==> flow/design.v <==
`timescale 1ns / 1ps
module BlockA(
	input a,
	input b,
	input c_in,
	output s,
	output g,
	output p
	);
assign s = a ^ b ^ c_in;
assign g = a & b;
assign p = a | b;
endmodule
module BlockB(
	input c_in,
	input G_ij,
	input G_jk,
	input P_ij,
	input P_jk,
	output c_pass,
	output c_out,
	output G_out,
	output P_out
	);
assign G_out = G_jk | (P_jk & G_ij);
assign P_out = P_jk & P_ij;
assign c_pass = c_in;
assign c_out = G_ij | (P_ij & c_in);
endmodule
`timescale 1ns / 1ps
module EightBitAdder(
    input [7:0] a,
    input [7:0] b,
	 input carry_in,
    output [7:0] s,
    output carry_out
    );
		wire c [0:14];
		wire g [0:14];
		wire p [0:14];
		assign c[14] = carry_in;
		assign carry_out = g[14]|(p[14]&carry_in);
		generate
		genvar i;
			for(i = 0; i<8; i = i+1)
			begin: Block_Generator
				BlockA A(
					.a(a[i]),
					.b(b[i]),
					.s(s[i]),
					.g(g[i]),
					.p(p[i]),
					.c_in(c[i])
					);
				if	(i < 7)
					BlockB B(
						.c_in(c[i+8]),
						.c_pass(c[2*i]),
						.c_out(c[2*i+1]),
						.G_ij(g[2*i]),
						.G_jk(g[2*i+1]),
						.G_out(g[i+8]),
						.P_ij(p[2*i]),
						.P_jk(p[2*i+1]),
						.P_out(p[i+8])
						);
			end
		endgenerate
endmodule
`timescale 1ns / 1ps
module AddSubCLA129Bits(
		input [128:0] a,
		input [128:0] b,
		input add_sub,
		output [128:0] s,
		output carry_out
		);
		wire c [0:254];
		wire g [0:254];
		wire p [0:254];
		wire b_add_sub [128:0];
		wire [1:0] g_con, p_con;
		wire c_con;
		assign carry_out = (g_con[1]|(p_con[1]&add_sub))^add_sub;
		generate
		genvar i;
			for(i = 0; i<129; i = i+1)
			begin: Block_Generator
				if (i < 128)
					BlockA A(
						.a(a[i]),
						.b(b_add_sub[i]),
						.s(s[i]),
						.g(g[i]),
						.p(p[i]),
						.c_in(c[i])
						);
				if	(i < 127)
					BlockB B(
						.c_in(c[i+128]),
						.c_pass(c[2*i]),
						.c_out(c[2*i+1]),
						.G_ij(g[2*i]),
						.G_jk(g[2*i+1]),
						.G_out(g[i+128]),
						.P_ij(p[2*i]),
						.P_jk(p[2*i+1]),
						.P_out(p[i+128])
						);
				assign b_add_sub[i] = b[i]^add_sub;
			end
		endgenerate
		BlockA LastBit_A(
			.a(a[128]),
			.b(b_add_sub[128]),
			.s(s[128]),
			.g(g_con[0]),
			.p(p_con[0]),
			.c_in(c_con)
			);
		BlockB B_08(
			.c_in(add_sub),
			.c_pass(c[254]),
			.c_out(c_con),
			.G_ij(g[254]),
			.G_jk(g_con[0]),
			.G_out(g_con[1]),
			.P_ij(p[254]),
			.P_jk(p_con[0]),
			.P_out(p_con[1])
			);
endmodule
`timescale 1ns / 1ps
module SequentialNonrestoringDivider128Bit(
    input [127:0] dividend_q,
    input [127:0] divisor_m,
    input clk,
	 input reset_n,
    output [127:0] quotient,
	 output [127:0] remainder,
	 output done
    );
	parameter [2:0] 	START = 3'b000,
							SHIFT = 3'b001,
							ACCUM = 3'b010,
							FIX_REMAINDER = 3'b011,
							DONE = 3'b100;
	reg [2:0] state;
	reg [7:0] count;
	reg [127:0] q_shift;
	reg [129:0] a_shift;
	reg add_sub_control;
	wire [129:0] add_sub_out;
	wire [7:0] count_plusone;
	EightBitAdder count_inc (
		.a(count),
		.b(8'b0),
		.carry_in(1'b1),
		.s(count_plusone),
		.carry_out()
		);
	wire add_sub_carry;
	AddSubCLA129Bits add_sub (
		.a(a_shift[128:0]), 
		.b({1'b0, divisor_m}), 
		.add_sub(add_sub_control), 
		.s(add_sub_out[128:0]), 
		.carry_out(add_sub_carry)
		);
	assign add_sub_out[129] = a_shift[129] ^ add_sub_carry;
	always @(posedge clk or negedge reset_n)
	begin
		if (!reset_n) 
			state <= START;
		else
		begin
			case (state)
				START: 			begin
									q_shift <= dividend_q;
									a_shift <= 130'h0;
									add_sub_control <= 1;
									count <= 8'h00;
									state <= SHIFT;
									end
				SHIFT: 			begin
									count <= count + 1;
									{a_shift, q_shift} <= {a_shift[128:0], q_shift, 1'b0};
									state <= ACCUM;
									end
				ACCUM:			begin
									a_shift <= add_sub_out[129:0];
									if (add_sub_out[129])
										begin
										add_sub_control <= 0;
										q_shift[0] <= 0;
										end
									else
										begin
										add_sub_control <= 1;
										q_shift[0] <= 1;
										end
									state <= (count == 8'b10000000)? FIX_REMAINDER : SHIFT;
									end
				FIX_REMAINDER:	begin
									if (a_shift[129])
										begin
										add_sub_control <= 0;
										a_shift <= add_sub_out[129:0];
										state <= FIX_REMAINDER;
										end
									else
										begin
										state <= DONE;
										end
									end
				DONE:				begin
									state <= DONE;
									end
			endcase
		end
	end
	assign done = state[2];
	assign quotient = q_shift;
	assign remainder = a_shift[127:0];
endmodule
### From RTL to reports: SequentialNonrestoringDivider128Bit

The steps from the RTL of SequentialNonrestoringDivider128Bit to its reports follow in flow order.
Lines are those of the file above, counted from 1.
Operators: Yosys type, input widths -> output width; for muxes data width and select width s.
Library cell names are shortened.
Not given: --

* top: SequentialNonrestoringDivider128Bit
* clock: clk
* standard-cell library: sky130hd
* timing corner: tt_025C_1v80

### After elaboration

Yosys after proc, flatten, opt, wreduce and memory -nomap, before mapping. Print and check cells are not counted. Equal cells are merged and count once.

* register bits after elaboration: 270
* bits in latches: 0
* memory bits (writable): 0
* bits in read-only memories: 0
* clocked read ports x word width: 0
* memory cells: 0
* output and inout port bits: 257

* add/sub/neg operators: 1
* $mul: 0
* div/mod/pow operators: 0
* order comparisons: 0
* eq/ne operators: 6
* shift operators: 0
* multiplexer cells: 11
* bitwise gates (word level): 1288
* reductions and logical operators: 11

Operators with widths (count)
* $pmux 130 s4: 1
* $and 1x1->1: 514
* $xor 1x1->1: 388
* $or 1x1->1: 386
* $pmux 127 s2: 1
* $mux 130: 1
* $pmux 8 s2: 1
* $pmux 3 s5: 1
* $add 8x1->8 const B: 1
* $eq 8x8->1 const B: 1
* $reduce_and 2->1: 3
* $eq 3x2->1 const B: 2
* $reduce_and 3->1: 2
* $reduce_bool 3->1: 2
* $pmux 1 s3: 2
* $reduce_bool 5->1: 1
* $reduce_bool 4->1: 1
* $eq 3x1->1 const B: 1
* $eq 3x3->1 const B: 1
* $logic_not 3->1: 1
* $mux 3: 1
* $ne 2x2->1 const B: 1
* $reduce_bool 2->1: 1
* $mux 2: 1
* $mux 1: 2

### Longest topological paths

Yosys ltp: most cells in a row. Word level: on the elaborated netlist, between registers, memories and ports. Mapped: between sequential cells and ports; inverters and the memories' decode and read muxes count.

* depth after elaboration: 30
* ABC_AREA: 0
* gate-level depth with buffers: 22
* gate-level depth less buffers: 19

### Synthesis result

The flow's flattened synthesis, as Yosys stat reports it; memories are mapped. The netlist is that of the ABC_AREA named above (0 if unset); the other value can give another one.
The area totals of this step are shown rounded.

Cells by type
* edfxtp_1: count 267, area in all 8017.69 um^2
* ha_1: count 261, area in all 3.27E+03 um^2
* nand2_1: count 440, area in all 1.65E+03 um^2
* xor2_1: count 152, area in all 1.33E+03 um^2
* inv_1: count 339, area in all 1272.47 um^2
* fa_1: count 63, area in all 1261.21 um^2
* buf_4: count 128, area in all 960.922 um^2
* o22ai_1: count 94, area in all 588.064 um^2
* xnor2_1: count 47, area in all 411.645 um^2
* a21oi_1: count 71, area in all 355.341 um^2
* nor2_1: count 89, area in all 334.07 um^2
* o21ai_0: count 48, area in all 240.23 um^2
* clkbuf_1: count 59, area in all 221.462 um^2
* o21bai_1: count 20, area in all 150.144 um^2
* nor4_1: count 20, area in all 125.12 um^2
* a21o_1: count 14, area in all 105.101 um^2
* o31ai_1: count 13, area in all 97.594 um^2
* dfrtp_1: count 3, area in all 75.072 um^2

Other cell types: 41; their cells: 122.

* standard cells after synthesis: 2250
* cell area after synthesis: 21400 um^2
* flip-flops: 270
* buffers: 203

By module: a second synthesis without flattening, with its own total; a netlist apart from the flattened one above.

* cells (unflattened synthesis): 2461
* area total of the unflattened synthesis: 23200 um^2

Rows give one instance, submodules left out.

Modules
* SequentialNonrestoringDivider128Bit: instances 1, cells 1029, area 12400 um^2
* BlockA: instances 129, cells 6, area 45.0 um^2
* BlockB: instances 128, cells 4, area 28.8 um^2
* AddSubCLA129Bits: instances 1, cells 146, area 1400 um^2

### Path before layout

Path of least setup slack by OpenSTA after synthesis, without wires, with an ideal clock, recovery checks aside; 20% of the period is set as input and as output delay. Where synthesis merged equal registers, the netlist keeps one of their names.

* path kind: input to register
* start: input reset_n
* end: register count[0]
* clock period: 5.5 ns
* input delay: 1.100 ns
* library setup time: 0.631 ns
* arrival time: 6.823 ns
* slack: -1.955 ns
* path delay: 6.354 ns
* driving pins on the path: 2
* path buffers: 0
* synthesis period reached: 7.455 ns

"path delay" is the arrival time less input delay plus setup time.
"driving pins on the path": output pins that drive a net of the path, with the launching flip-flop's if there is one; two outputs of one cell count as two.
"synthesis period reached" is the clock period less the worst setup slack; recovery checks do not enter. This is arithmetic on one report: input and output delays are still those of the set period (20% each).
The rows between start and end are the longest chain of elaborated cells between them; the timing report does not say that the signal goes this way. Where chains are equally long, one stands for them.
A line is the first line of the expression or statement that the cell stems from. Yosys adds cells for indexed reads and writes and turns some case tables into memories.

* cells stage by stage: nand2b_1 > nor2_1
* length of the longest elaborated chain: 1

Ends and longest elaborated chain, post-synthesis
* from (decl): RTL line 138 `input reset_n,`
* $reduce_and 2->1
* to (assign): RTL line 182 `count <= 8'h00;`
* to (assign): RTL line 186 `count <= count + 1;`
* to (decl): RTL line 149 `reg [7:0] count;`

### Timing after layout

From the final timing report of record 1: the path of least setup slack in the routed layout; clock arrival at registers is part of the times.

* path kind: input to register
* start: input divisor_m[1]
* end: register a_shift[129]
* clock period: 5.26 ns
* input delay: 1.05 ns
* library setup time: 0.26 ns
* arrival time: 4.89 ns
* slack: 0.65 ns
* driving pins on the path: 20
* path buffers: 2

The rows between start and end are the longest chain of elaborated cells between them; the timing report does not say that the signal goes this way. Where chains are equally long, one stands for them.
A register here has more assigning lines than the two given.

* cells stage by stage: clkdlybuf4s50_1 > xor2_1 > inv_1 > ha_1 > nor3_1 > o21ai_1 > a21oi_4 > nor4_4 > nor3_4 > o211a_1 > o211ai_4 > o31a_1 > buf_6 > o41ai_4 > mux2i_1 > nand4b_1 > ha_1 > inv_2 > o21ai_2 > o22ai_1
* length of the longest elaborated chain: 23

Ends and longest elaborated chain, post-layout
* from (decl): RTL line 136 `input [127:0] divisor_m,`
* $xor 1x1->1: RTL line 110 `assign b_add_sub[i] = b[i]^add_sub;`
* $or 1x1->1: RTL line 12 `assign p = a | b;`
* $and 1x1->1: RTL line 25 `assign G_out = G_jk | (P_jk & G_ij);`
* $or 1x1->1: RTL line 25
* $and 1x1->1: RTL line 25
* $or 1x1->1: RTL line 25
* $and 1x1->1: RTL line 25
* (+9 left out)
* $and 1x1->1: RTL line 25
* $or 1x1->1: RTL line 25
* $or 1x1->1: RTL line 84 `assign carry_out = (g_con[1]|(p_con[1]&add_sub))^add_sub;`
* $xor 1x1->1: RTL line 84
* $xor 1x1->1: RTL line 170 `assign add_sub_out[129] = a_shift[129] ^ add_sub_carry;`
* $mux 130: RTL line 205 `if (a_shift[129])`
* $pmux 130 s4: RTL line 177 `case (state)`
* to (assign): RTL line 191 `a_shift <= add_sub_out[129:0];`
* to (assign): RTL line 208 `a_shift <= add_sub_out[129:0];`
* to (decl): RTL line 151 `reg [129:0] a_shift;`

Flow measurements of SequentialNonrestoringDivider128Bit on sky130hd: 2 stored runs with different settings, listed in no order. Input and output delays are each 20% of the period that was set; the output load is 0.01 pF.
"clock period achieved" = clock period - worst setup slack. The figure is calculated, with input and output delays left at 20% of the set period.
"critical setup path time" = time allowed to the worst setup path (clock period - input delay - output delay, where it has them) - its slack; a late launch clock adds to it, a late capture clock takes from it.
By "total power after layout" is meant OpenSTA's value without simulated activity: inputs other than the clock are taken to toggle once in ten clock periods, and the tool carries that through the logic.
Measured values are rounded.

### Record 1

==> flow/run.sh <==
#!/bin/bash
# the make line also repeats the synthesis and layout settings of config.mk as NAME=value (left out here)
make -C /OpenROAD-flow-scripts/flow DESIGN_CONFIG=/design/flow/config.mk WORK_HOME=/design/flow/orfs CLKGATE_MAP_FILE= finish
==> flow/config.mk <==
export PLATFORM = sky130hd
export DESIGN_NAME = SequentialNonrestoringDivider128Bit
export DESIGN_NICKNAME = SequentialNonrestoringDivider128Bit
export VERILOG_FILES = /design/flow/design.v
export SDC_FILE = /design/flow/constraint.sdc
export NUM_CORES = 4
export LEC_CHECK = 0
export CAP_MARGIN = 20
export CORE_MARGIN = 2
export CORE_UTILIZATION = 40
export SETUP_SLACK_MARGIN = 0.63
export SLEW_MARGIN = 20
==> flow/constraint.sdc <==
create_clock -name core_clock -period 5.26 [get_ports {clk}]
set_input_delay 1.0520 -clock core_clock [delete_from_list [all_inputs] [get_ports {clk}]]
set_output_delay 1.0520 -clock core_clock [all_outputs]
set_load 0.01 [all_outputs]

Results of record 1:
- Sum of negative setup slack: 0.000 ns
- Total die area: 55300 um^2
- Total power after layout: 5600 uW
- Synthesis area: 21400 um^2
- Utilization of the finished layout: 0.566
- Critical setup path time: 3.56 ns
- Critical path type: input to register
- Setup slack of the worst path: 0.652 ns
- Clock period achieved: 4.608 ns

### Record 2

==> flow/run.sh <==
#!/bin/bash
# the make line also repeats the synthesis and layout settings of config.mk as NAME=value (left out here)
make -C /OpenROAD-flow-scripts/flow DESIGN_CONFIG=/design/flow/config.mk WORK_HOME=/design/flow/orfs CLKGATE_MAP_FILE= finish
==> flow/config.mk <==
export PLATFORM = sky130hd
export DESIGN_NAME = SequentialNonrestoringDivider128Bit
export DESIGN_NICKNAME = SequentialNonrestoringDivider128Bit
export VERILOG_FILES = /design/flow/design.v
export SDC_FILE = /design/flow/constraint.sdc
export NUM_CORES = 4
export LEC_CHECK = 0
export CAP_MARGIN = 20
export CELL_PAD_IN_SITES_DETAIL_PLACEMENT = 1
export CELL_PAD_IN_SITES_GLOBAL_PLACEMENT = 3
export CORE_MARGIN = 2
export CORE_UTILIZATION = 40
export CTS_CLUSTER_DIAMETER = 37
export CTS_CLUSTER_SIZE = 53
export MAX_ROUTING_LAYER = met4
export MIN_ROUTING_LAYER = met1
export SETUP_SLACK_MARGIN = 0.74
export SLEW_MARGIN = 20
export TNS_END_PERCENT = 70
==> flow/constraint.sdc <==
create_clock -name core_clock -period 4.89 [get_ports {clk}]
set_input_delay 0.9780 -clock core_clock [delete_from_list [all_inputs] [get_ports {clk}]]
set_output_delay 0.9780 -clock core_clock [all_outputs]
set_load 0.01 [all_outputs]

Results of record 2:
- Sum of negative setup slack: 0.000 ns
- Synthesis area: 21400 um^2
- Clock period achieved: 4.706 ns
- Utilization of the finished layout: 0.614
- Setup slack of the worst path: 0.184 ns
- Critical setup path time: 3.73 ns
- Critical path type: input to register
- Total die area: 55300 um^2
- Total power after layout: 8400 uW
